==> flow/design.v <==
module SNN(
	clk,
	rst_n,
	in_valid,
	img,
	ker,
	weight,
	out_valid,
	out_data
);
input clk;
input rst_n;
input in_valid;
input [7:0] img;
input [7:0] ker;
input [7:0] weight;
output reg out_valid;
output reg [9:0] out_data;
genvar x, y;
reg [6:0] count_in;
wire [2:0] count_in_x;
wire [1:0] count_in_y;
wire [2:0] count_row;
reg [7:0] image[2:0][5:0];
reg [7:0] kernel[8:0];
reg [7:0] fc_weight[3:0];
reg conv_in_valid;
wire conv_out_valid;
reg [63:0] next_conv_in;
reg [71:0] conv_in;
wire [19:0] conv_out;
wire [7:0] conv_quantize_out;
wire conv_quantize_out_valid;
wire [7:0] max_pool_out;
wire max_pool_out_valid;
wire [16:0] fc_out_1;
wire [16:0] fc_out_2;
wire fc_out_valid;
wire [7:0] fc_quantization_out_1;
wire [7:0] fc_quantization_out_2;
wire fc_quantization_out_valid;
wire [9:0] l1_out;
wire l1_out_valid;
assign count_in_x = count_in % 'd6;
assign count_in_y = (count_in / 'd6) % 'd3;
assign count_row = (count_in / 'd6) % 'd6;
always@(posedge clk or negedge rst_n) begin
	if(!rst_n)
		count_in <= 0;
	else if(in_valid)
		count_in <= count_in + 1;
	else
		count_in <= 0;
end
generate
for(x=0;x<6;x=x+1) begin
	for(y=0;y<3;y=y+1) begin
		always@(posedge clk) begin
			if(x == count_in_x && count_in_y == y)
				image[y][x] <= img;
			else
				image[y][x] <= image[y][x];
		end
	end
end
for(x=0;x<9;x=x+1) begin
	always@(posedge clk) begin
		if(x == count_in)
			kernel[x] <= ker;
		else
			kernel[x] <= kernel[x];
	end
end
for(x=0;x<4;x=x+1) begin
	always@(posedge clk) begin
		if(in_valid && x == count_in)
			fc_weight[x] <= weight;
		else
			fc_weight[x] <= fc_weight[x];
	end
end
endgenerate
wire [23:0] row1;
wire [23:0] row2;
wire [23:0] row3;
assign row1 = {image[0][count_in_x],image[0][count_in_x-1],image[0][count_in_x-2]};
assign row2 = {image[1][count_in_x],image[1][count_in_x-1],image[1][count_in_x-2]};
assign row3 = {image[2][count_in_x],image[2][count_in_x-1],image[2][count_in_x-2]};
always@(*) begin
	case(count_in_y)
	'd2: next_conv_in = {row3[15:0],row2,row1};
	'd0: next_conv_in = {row1[15:0],row3,row2};
	'd1: next_conv_in = {row2[15:0],row1,row3};
	default: next_conv_in = 0;
	endcase
end
always@(*) begin
	if(count_row > 1 && count_in_x > 1)
		conv_in = {img,next_conv_in};
	else
		conv_in = 0;
end
always@(*) begin
	conv_in_valid = count_row > 1 && count_in_x > 1;
end
conv c1(
	.rst_n(rst_n),
	.clk(clk),
	.clk_valid(clk),
	.in_valid(conv_in_valid),
	.kernel({kernel[8],kernel[7],kernel[6],kernel[5],kernel[4],kernel[3],kernel[2],kernel[1],kernel[0]}),
	.image(conv_in),
	.out_valid(conv_out_valid),
	.out(conv_out)
);
quatization_1 q1(
	.rst_n(rst_n),
	.clk(clk),
	.in_valid(conv_out_valid),
	.in(conv_out),
	.out(conv_quantize_out),
	.out_valid(conv_quantize_out_valid)
);
max_pool m1(
	.rst_n(rst_n),
	.clk(clk),
	.in_valid(conv_quantize_out_valid),
	.in(conv_quantize_out),
	.out(max_pool_out),
	.out_valid(max_pool_out_valid)
);
fully_connect fc1(
	.rst_n(rst_n),
	.clk(clk),
	.in_valid(max_pool_out_valid),
	.in(max_pool_out),
	.weight({fc_weight[3],fc_weight[2],fc_weight[1],fc_weight[0]}),
	.out_1(fc_out_1),
	.out_2(fc_out_2),
	.out_valid(fc_out_valid)
);
quatization_2 q2(
	.rst_n(rst_n),
	.clk(clk),
	.in_valid(fc_out_valid),
	.in_1(fc_out_1),
	.in_2(fc_out_2),
	.out_1(fc_quantization_out_1),
	.out_2(fc_quantization_out_2),
	.out_valid(fc_quantization_out_valid)
);
L1_distance l1(
	.rst_n(rst_n),
	.clk(clk),
	.in_valid(fc_quantization_out_valid),
	.in_1(fc_quantization_out_1),
	.in_2(fc_quantization_out_2),
	.out(l1_out),
	.out_valid(l1_out_valid)
);
always@(posedge clk or negedge rst_n) begin
	if(!rst_n) begin
		out_data <= 0;
	end
	else if(l1_out_valid)
		out_data <= l1_out;
	else
		out_data <= 0;
end
always@(posedge clk or negedge rst_n) begin
	if(!rst_n) begin
		out_valid <= 0;
	end
	else
		out_valid <= l1_out_valid;
end
endmodule
module conv(
	input rst_n,
	input clk,
	input clk_valid,
	input in_valid,
	input [71:0] kernel,
	input [71:0] image,
	output reg out_valid,
	output reg [19:0] out
);
wire [15:0] mult_out[8:0];
genvar gen_conv;
generate
for(gen_conv=0;gen_conv<9;gen_conv=gen_conv+1)
	assign mult_out[gen_conv] = kernel[(gen_conv*8)+7:(gen_conv*8)] * image[(gen_conv*8)+7:(gen_conv*8)];
endgenerate
wire [19:0] next_out;
assign next_out = ( (mult_out[0] + mult_out[1]) + (mult_out[2] + mult_out[3]) ) + ( (mult_out[4] + mult_out[5]) + (mult_out[6] + mult_out[7]) + mult_out[8]);
always@(posedge clk) begin
	if(in_valid)
		out <= next_out;
	else
		out <= out;
end
always@(posedge clk_valid or negedge rst_n) begin
	if(!rst_n)
		out_valid <= 0;
	else
		out_valid <= in_valid;
end
endmodule
module quatization_1(
	input rst_n,
	input clk,
	input in_valid,
	input [19:0] in,
	output reg [7:0] out,
	output reg out_valid
);
wire [7:0] next_out;
assign next_out = in / 'd2295;
always@(*) begin
	out = next_out;
end
always@(*) begin
	out_valid = in_valid;
end
endmodule
module max_pool(
	input rst_n,
	input clk,
	input in_valid,
	input [7:0] in,
	output reg [7:0] out,
	output reg out_valid
);
reg [2:0] count_in;
reg [7:0] temp1;
reg [7:0] temp2;
wire [7:0] next_temp;
reg [7:0] cmp_in;
always@(posedge clk or negedge rst_n) begin
	if(!rst_n)
		count_in <= 0;
	else if(in_valid)
		count_in <= count_in + 1;
	else
		count_in <= count_in;
end
always@(posedge clk) begin
	if(in_valid && count_in == 0)
		temp1 <= in;
	else if(in_valid && (count_in == 'd1 || count_in == 'd4))
		temp1 <= next_temp;
	else
		temp1 <= temp1;
end
always@(posedge clk) begin
	if(in_valid && count_in == 'd2)
		temp2 <= in;
	else if(in_valid && (count_in == 'd3 || count_in == 'd6))
		temp2 <= next_temp;
	else
		temp2 <= temp2;
end
always@(*) begin
	case(count_in)
	'd1,'d4,'d5: cmp_in = temp1;
	'd3,'d6,'d7: cmp_in = temp2;
	default: cmp_in = temp1;
	endcase
end
assign next_temp = (cmp_in > in) ? cmp_in : in;
always@(posedge clk) begin
	if(count_in == 'd5 || count_in == 'd7)
		out <= next_temp;
	else
		out <= out;
end
always@(posedge clk or negedge rst_n) begin
	if(!rst_n)
		out_valid <= 0;
	else
		out_valid <= (count_in == 'd5 || count_in == 'd7) && in_valid;
end
endmodule
module fully_connect(
	input rst_n,
	input clk,
	input in_valid,
	input [7:0] in,
	input [31:0] weight,
	output reg [16:0] out_1,
	output reg [16:0] out_2,
	output reg out_valid
);
reg count_in;
wire [15:0] mul_out_1;
wire [15:0] mul_out_2;
reg [7:0] mul_in_1;
reg [7:0] mul_in_2;
reg [15:0] temp1;
reg [15:0] temp2;
always@(posedge clk or negedge rst_n) begin
	if(!rst_n)
		count_in <= 0;
	else if(in_valid)
		count_in <= ~count_in;
	else
		count_in <= count_in;
end
always@(*) begin
	case(count_in)
	'd0: mul_in_1 = weight[7:0];
	'd1: mul_in_1 = weight[23:16];
	endcase
end
always@(*) begin
	case(count_in)
	'd0: mul_in_2 = weight[15:8];
	'd1: mul_in_2 = weight[31:24];
	endcase
end
assign mul_out_1 = mul_in_1 * in;
assign mul_out_2 = mul_in_2 * in;
always@(posedge clk) begin
	if(in_valid)
		temp1 <= mul_out_1;
	else
		temp1 <= temp1;
end
always@(posedge clk) begin
	if(in_valid)
		temp2 <= mul_out_2;
	else
		temp2 <= temp2;
end
always@(*) begin
	if(in_valid && count_in)
		out_1 = mul_out_1 + temp1;
	else
		out_1 = 0;
end
always@(*) begin
	if(in_valid && count_in)
		out_2 = mul_out_2 + temp2;
	else
		out_2 = 0;
end
always@(*) begin
	out_valid = in_valid && count_in;
end
endmodule
module quatization_2(
	input rst_n,
	input clk,
	input in_valid,
	input [16:0] in_1,
	input [16:0] in_2,
	output reg [7:0] out_1,
	output reg [7:0] out_2,
	output reg out_valid
);
always@(*) begin
	out_1 = in_1 / 'd510;
end
always@(*) begin
	out_2 = in_2 / 'd510;
end
always@(*) begin
	out_valid = in_valid;
end
endmodule
module L1_distance(
	input rst_n,
	input clk,
	input in_valid,
	input [7:0] in_1,
	input [7:0] in_2,
	output reg [9:0] out,
	output reg out_valid
);
reg [1:0] count_in;
reg [7:0] temp [3:0];
wire [7:0] next_temp[3:0];
always@(posedge clk or negedge rst_n) begin
	if(!rst_n)
		count_in <= 0;
	else if(in_valid)
		count_in <= count_in + 1;
	else
		count_in <= count_in;
end
always@(posedge clk) begin
	if(in_valid && count_in == 0) begin
		temp[0] <= in_1;
		temp[1] <= in_2;
	end
	else if(in_valid && count_in == 'd1) begin
		temp[2] <= in_1;
		temp[3] <= in_2;
	end
	else begin
		temp[0] <= temp[0];
		temp[1] <= temp[1];
		temp[2] <= temp[2];
		temp[3] <= temp[3];
	end
end
reg [7:0] adder_in_1;
reg [7:0] adder_in_2;
reg [7:0] adder_in_3;
reg [7:0] adder_in_4;
always@(*) begin
	if(count_in == 'd2) begin
		adder_in_1 = (temp[0] > in_1) ? temp[0] - in_1 : in_1 - temp[0];
		adder_in_2 = (temp[1] > in_2) ? temp[1] - in_2 : in_2 - temp[1];
	end
	else begin
		adder_in_1 = 0;
		adder_in_2 = 0;
	end
end
always@(*) begin
	if(count_in == 'd3) begin
		adder_in_3 = (temp[2] > in_1) ? temp[2] - in_1 : in_1 - temp[2];
		adder_in_4 = (temp[3] > in_2) ? temp[3] - in_2 : in_2 - temp[3];
	end
	else begin
		adder_in_3 = 0;
		adder_in_4 = 0;
	end
end
wire [7:0] real_adder_in_1;
wire [7:0] real_adder_in_2;
assign real_adder_in_1 = (count_in == 'd3) ? adder_in_3 : adder_in_1;
assign real_adder_in_2 = (count_in == 'd3) ? adder_in_4 : adder_in_2;
wire [8:0] adder_out;
assign adder_out = real_adder_in_1 + real_adder_in_2;
reg [8:0] temp_out;
always@(posedge clk) begin
	if(count_in == 'd2)
		temp_out <= adder_out;
	else
		temp_out <= temp_out;
end
wire [9:0] sum;
wire [9:0] next_out;
assign sum = adder_out + temp_out;
assign next_out = (sum > 'd15) ? sum : 0;
always@(*) begin
	out = next_out;
end
always@(*) begin
	out_valid = count_in == 'd3 && in_valid;
end
endmodule
Step by step through the tools: SNN
Tool output for the design above, in the order of the flow.
Line numbers count from 1 in the design file above.
Cell names lack the library's common part.
A cell with -- has no value.
- top module: SNN
- clock input: clk
- library: sky130hd
- library corner: tt_025C_1v80

Elaborated design
Source: Yosys, flattened and elaborated. Widths are those after wreduce. Registers that Yosys merges into a memory's read port (data or address) are not register bits. Print and check cells do not count.
- add/subtract/negate cells at 34
- noted $mul: 11
- order comparisons at 8
- bitwise logic cells at 2
- div/mod/pow operators: 7
- noted reduce/logical cells: 53
- muxes and demuxes: 32
- equality and inequality tests: 178
- operator list (cell ; number):
    8-bit by 8-bit multiplier with 16-bit output ; 11
    8-bit parallel mux with 18-bit select ; 9
    17-bit by 9-bit divider with 32-bit output (second input constant) ; 2
    20-bit by 12-bit divider with 32-bit output (second input constant) ; 1
    5-bit by 4-bit == test with 1-bit output (second input constant) ; 72
    64-bit parallel mux with 3-bit select ; 1
    5-bit by 3-bit == test with 1-bit output (second input constant) ; 36
    8-bit 2-to-1 mux ; 14
    16-bit by 16-bit adder with 17-bit output ; 6
    32-bit by 3-bit modulo with 32-bit output (second input constant) ; 1
    7-bit by 3-bit divider with 32-bit output (second input constant) ; 1
    7-bit by 3-bit modulo with 32-bit output (second input constant) ; 1
    5-bit by 2-bit == test with 1-bit output (second input constant) ; 18
    5-bit == test (second input constant) ; 18
    72-bit 2-to-1 mux ; 1
    32-bit by 2-bit modulo with 32-bit output (second input constant) ; 1
    8-bit subtractor ; 8
    20-bit adder ; 3
    5-bit by 1-bit == test with 1-bit output (second input constant) ; 9
    5-bit logical NOT ; 9
    8-bit greater-than comparator ; 5
    17-bit 2-to-1 mux ; 2
    1-bit logical AND ; 32
    8-bit parallel mux with 2-bit select ; 2
    3-bit by 7-bit == test with 1-bit output (first input constant) ; 4
    20-bit by 16-bit adder with 20-bit output ; 1
    10-bit 2-to-1 mux ; 2
    3-bit by 5-bit adder with 5-bit output (first input constant) ; 3
Not listed: further kinds 32, cells in them 52.
- elaborated cells: 375
- input port bits: 27
- noted register bits: 391
- noted output and inout bits: 11

Logic depth
Yosys ltp: most cells in a row. Word level: on the elaborated netlist, between registers, memories and ports. Mapped: between sequential cells and ports; inverters and the memories' decode and read muxes count.
- depth in word-level cells at 15
- ABC_AREA: 1
- mapped depth: 111

Mapped cells and area
Yosys stat after the flow's synthesis: flattened, memories mapped to cells. It holds for the ABC_AREA given above (unset counts as 0); a run with the other value may have another netlist.
The area totals of this step are shown rounded.
- cell types (cell type ; number ; total area (sq um)):
    fa_1 ; 570 ; 1.14E+04
    edfxtp_1 ; 365 ; 1.1E+04
    ha_1 ; 527 ; 6.59E+03
    inv_1 ; 1541 ; 5.78E+03
    nand2_1 ; 1429 ; 5.36E+03
    nor2_1 ; 842 ; 3.16E+03
    o22ai_1 ; 312 ; 1.95E+03
    nand3_1 ; 272 ; 1.36E+03
    a21oi_1 ; 251 ; 1.26E+03
    o21ai_0 ; 250 ; 1251.2
    xor2_1 ; 122 ; 1.07E+03
    dfrtp_1 ; 26 ; 650.624
    a221oi_1 ; 49 ; 429.162
    o211ai_1 ; 54 ; 405.389
    nor4_1 ; 64 ; 400.384
    xnor2_1 ; 33 ; 289.027
    clkbuf_1 ; 74 ; 277.766
    nor3_1 ; 51 ; 255.245
Not listed: further types 48, cells in them 450.
- noted area of sequential cells: 12000 sq um
- standard cells after synthesis: 7282
- chip area (Yosys): 56000 sq um
- buffers: 89
- flip-flop cells at 391

Timing after synthesis
Path of least setup slack by OpenSTA after synthesis, without wires, with an ideal clock, recovery checks aside; 20% of the period is set as input and as output delay. Where synthesis merged equal registers, the netlist keeps one of their names.
- path kind: reg-to-reg
- start point: reg fc1.count_in
- end point: reg out_data[0]
- noted data required time: 16.857 ns
- slack at 1.250 ns
- path buffers at 3
- noted path delay: 15.751 ns
- data arrival time: 15.608 ns
- noted stages on the path: 100
- noted period: 17.0 ns
- setup time at 0.143 ns
- period reached after synthesis at 15.75 ns
"path delay" = arrival - input delay + setup time.
"stages on the path" counts driving pins, that of a launching flip-flop among them; a cell with two outputs on the path counts twice.
"period reached after synthesis" = period - worst setup slack (recovery checks aside). The figure is calculated, with input and output delays left at 20% of the set period.
A register here has more assigning lines than the two given.
- path through: dfrtp_1 > clkbuf_1 > clkbuf_1 > mux2i_1 > or2_2 > fa_1 > fa_1 > inv_1 > fa_1 > inv_1 > fa_1 > inv_1 > ha_1 > inv_1 > o21bai_1 > a21o_1 > a21oi_1 > o21ai_0 > (+64 left out) > inv_1 > ha_1 > a21oi_1 > nand2_1 > xnor2_1 > inv_1 > ha_1 > a21oi_1 > o21ai_0 > a21oi_1 > o21bai_1 > a21oi_1 > nor2_1 > nor2_1 > xor2_1 > nand2_1 > o41ai_1 > nor2_1
- elaborated cells between the ends (all ways): 38
- ends and longest elaborated chain, post-synthesis (item ; line ; source):
    from (decl) ; 294 ; reg count_in;
    from (assign) ; 305 ; count_in <= ~count_in;
    from (assign) ; 307 ; count_in <= count_in;
    to (assign) ; 163 ; out_data <= 0;
    to (assign) ; 166 ; out_data <= l1_out;
    to (decl) ; 18 ; output reg [9:0] out_data;
Chain of elaborated cells between the ends: none given.
Some nets on the timed path still bear RTL names; the line given drives or declares the net.
- named nets, post-synthesis (signal ; line ; source):
    fc1.mul_out_1[14] ; 321 ; assign mul_out_1 = mul_in_1 * in;
    fc_quantization_out_1[7] ; 362 ; out_1 = in_1 / 'd510;
    fc_quantization_out_1[6] ; 362 ;
    fc_quantization_out_1[5] ; 362 ;
    fc_quantization_out_1[4] ; 362 ;

Path in the finished layout
Path of least setup slack in the final report of job 1 (OpenROAD, finished layout, wires in). Where an end is a register, its clock arrival counts in the times.
- path kind: reg-to-reg
- start point: reg count_in[6]
- end point: reg c1.out[17]
- path buffers at 2
- noted data required time: 17.47 ns
- slack at 0.99 ns
- data arrival time: 16.47 ns
- noted stages on the path: 73
- noted period: 17.0 ns
- setup time at 0.25 ns
Between the ends stands the longest chain of elaborated cells between them, by number of cells; it is not shown to be the way that was timed. Of several equally long chains one is given.
Each line given opens the expression or statement behind the cell; cells for indexed reads and writes are added by Yosys, which also makes memories of some case tables.
A register here has more assigning lines than the two given.
- path through: dfrtp_2 > ha_1 > o21ai_0 > nand2_1 > nor2_2 > xor2_1 > nor2_1 > inv_1 > nand2_1 > nor2_4 > inv_1 > nand2_1 > a21oi_1 > nor3_2 > inv_2 > nand2_1 > a221oi_2 > nand2_2 > (+37 left out) > buf_4 > inv_1 > fa_1 > inv_1 > fa_1 > fa_1 > inv_1 > fa_1 > ha_1 > inv_1 > o21ai_0 > a21o_1 > a21o_1 > a21oi_1 > inv_1 > a21oi_1 > o21bai_1 > xor2_1
- length of the longest elaborated chain: 13
- elaborated cells between the ends (all ways): 211
- ends and longest elaborated chain, after layout (item ; line ; source):
    from (decl) ; 20 ; reg [6:0] count_in;
    from (assign) ; 49 ; count_in <= 0;
    from (assign) ; 51 ; count_in <= count_in + 1;
    7-bit by 3-bit modulo with 32-bit output ; 44 ; assign count_in_x = count_in % 'd6;
    3-bit by 1-bit subtractor with 4-bit output ; 86 ; assign row1 = {image[0][count_in_x],image[0][count_in_x-1],image[0][count_in_x-2]};
    4-bit by 4-bit subtractor with 5-bit output ; 86 ;
    4-bit by 5-bit adder with 5-bit output ; 86 ;
    5-bit == test ; 86 ;
    8-bit parallel mux with 18-bit select ; 86 ;
    64-bit parallel mux with 3-bit select ; 90 ; case(count_in_y)
    72-bit 2-to-1 mux ; 98 ; if(count_row > 1 && count_in_x > 1)
    8-bit by 8-bit multiplier with 16-bit output ; 192 ; assign mult_out[gen_conv] = kernel[(gen_conv*8)+7:(gen_conv*8)] * image[(gen_conv*8)+7:(gen_conv*8)];
    16-bit by 16-bit adder with 17-bit output ; 195 ; assign next_out = ( (mult_out[0] + mult_out[1]) + (mult_out[2] + mult_out[3]) ) + ( (mult_out[4] + mult_out[5] ...
    20-bit adder ; 195 ;
    20-bit by 16-bit adder with 20-bit output ; 195 ;
    20-bit adder ; 195 ;
    to (assign) ; 198 ; out <= next_out;
    to (assign) ; 200 ; out <= out;
    to (decl) ; 186 ; output reg [19:0] out

Lab notebook: SNN

Settings and measured results of 3 stored flow runs for module SNN (sky130hd), not sorted in any way. The constraints put input and output delay at 20% of the set period each and load the outputs with 0.01 pF.
"critical path time" is the time allowed to the run's worst setup path (the clock period less input and output delay, where it has them) less its slack. Clock arrival times count: a late capture clock shortens it, a late launch clock lengthens it.
Results are given in rounded form.

Job 1

==> flow/run.sh <==
#!/bin/bash
# the make line also repeats the synthesis and layout settings of config.mk as NAME=value (left out here)
make -C /OpenROAD-flow-scripts/flow DESIGN_CONFIG=/design/flow/config.mk WORK_HOME=/design/flow/orfs CLKGATE_MAP_FILE= finish
==> flow/config.mk <==
export PLATFORM = sky130hd
export DESIGN_NAME = SNN
export DESIGN_NICKNAME = SNN
export VERILOG_FILES = /design/flow/design.v
export SDC_FILE = /design/flow/constraint.sdc
export NUM_CORES = 4
export LEC_CHECK = 0
export ABC_AREA = 1
export CAP_MARGIN = 30
export CELL_PAD_IN_SITES_GLOBAL_PLACEMENT = 1
export CORE_MARGIN = 9
export CORE_UTILIZATION = 16
export GPL_ROUTABILITY_DRIVEN = 0
export HOLD_SLACK_MARGIN = 0.14
export PLACE_DENSITY = 0.44
export SLEW_MARGIN = 20
export TNS_END_PERCENT = 30
==> flow/constraint.sdc <==
create_clock -name core_clock -period 17.0 [get_ports {clk}]
set_input_delay 3.4000 -clock core_clock [delete_from_list [all_inputs] [get_ports {clk}]]
set_output_delay 3.4000 -clock core_clock [all_outputs]
set_load 0.01 [all_outputs]

Measured in job 1:
- synthesis area at 56,000 sq um
- die footprint at 370,000 sq um
- standard-cell area after layout: 68,000 sq um
- worst setup slack after layout: 0.99 ns
- setup TNS: 0.000 ns
- noted the worst-case hold slack: 0.56 ns
- noted the critical path time: 16.01 ns
- class of the worst setup path: reg-to-reg

Job 2

==> flow/run.sh <==
#!/bin/bash
# the make line also repeats the synthesis and layout settings of config.mk as NAME=value (left out here)
make -C /OpenROAD-flow-scripts/flow DESIGN_CONFIG=/design/flow/config.mk WORK_HOME=/design/flow/orfs CLKGATE_MAP_FILE= finish
==> flow/config.mk <==
export PLATFORM = sky130hd
export DESIGN_NAME = SNN
export DESIGN_NICKNAME = SNN
export VERILOG_FILES = /design/flow/design.v
export SDC_FILE = /design/flow/constraint.sdc
export NUM_CORES = 4
export LEC_CHECK = 0
export ABC_AREA = 1
export CAP_MARGIN = 20
export CELL_PAD_IN_SITES_DETAIL_PLACEMENT = 2
export CELL_PAD_IN_SITES_GLOBAL_PLACEMENT = 2
export CORE_MARGIN = 9
export CORE_UTILIZATION = 32
export CTS_CLUSTER_DIAMETER = 138
export CTS_CLUSTER_SIZE = 49
export GPL_ROUTABILITY_DRIVEN = 0
export GPL_TIMING_DRIVEN = 1
export MAX_ROUTING_LAYER = met5
export MIN_ROUTING_LAYER = met1
export PLACE_DENSITY = 0.69
export SLEW_MARGIN = 20
export TNS_END_PERCENT = 15
==> flow/constraint.sdc <==
create_clock -name core_clock -period 11.0 [get_ports {clk}]
set_input_delay 2.2000 -clock core_clock [delete_from_list [all_inputs] [get_ports {clk}]]
set_output_delay 2.2000 -clock core_clock [all_outputs]
set_load 0.01 [all_outputs]

Measured in job 2:
- synthesis area at 56,000 sq um
- die footprint at 190,000 sq um
- standard-cell area after layout: 79,000 sq um
- worst setup slack after layout: -6.2 ns
- setup TNS: -180 ns
- noted the worst-case hold slack: 0.65 ns
- noted the critical path time: 17.24 ns
- class of the worst setup path: reg-to-reg

Job 3

==> flow/run.sh <==
#!/bin/bash
# the make line also repeats the synthesis and layout settings of config.mk as NAME=value (left out here)
make -C /OpenROAD-flow-scripts/flow DESIGN_CONFIG=/design/flow/config.mk WORK_HOME=/design/flow/orfs CLKGATE_MAP_FILE= finish
==> flow/config.mk <==
export PLATFORM = sky130hd
export DESIGN_NAME = SNN
export DESIGN_NICKNAME = SNN
export VERILOG_FILES = /design/flow/design.v
export SDC_FILE = /design/flow/constraint.sdc
export NUM_CORES = 4
export LEC_CHECK = 0
export CAP_MARGIN = 20
export CORE_MARGIN = 2
export CORE_UTILIZATION = 40
export SLEW_MARGIN = 20
==> flow/constraint.sdc <==
create_clock -name core_clock -period 16.5 [get_ports {clk}]
set_input_delay 3.3000 -clock core_clock [delete_from_list [all_inputs] [get_ports {clk}]]
set_output_delay 3.3000 -clock core_clock [all_outputs]
set_load 0.01 [all_outputs]

Measured in job 3:
- synthesis area at 57,000 sq um
- die footprint at 150,000 sq um
- standard-cell area after layout: 64,000 sq um
- worst setup slack after layout: 0.70 ns
- setup TNS: 0.000 ns
- noted the worst-case hold slack: 0.55 ns
- noted the critical path time: 15.80 ns
- class of the worst setup path: reg-to-reg
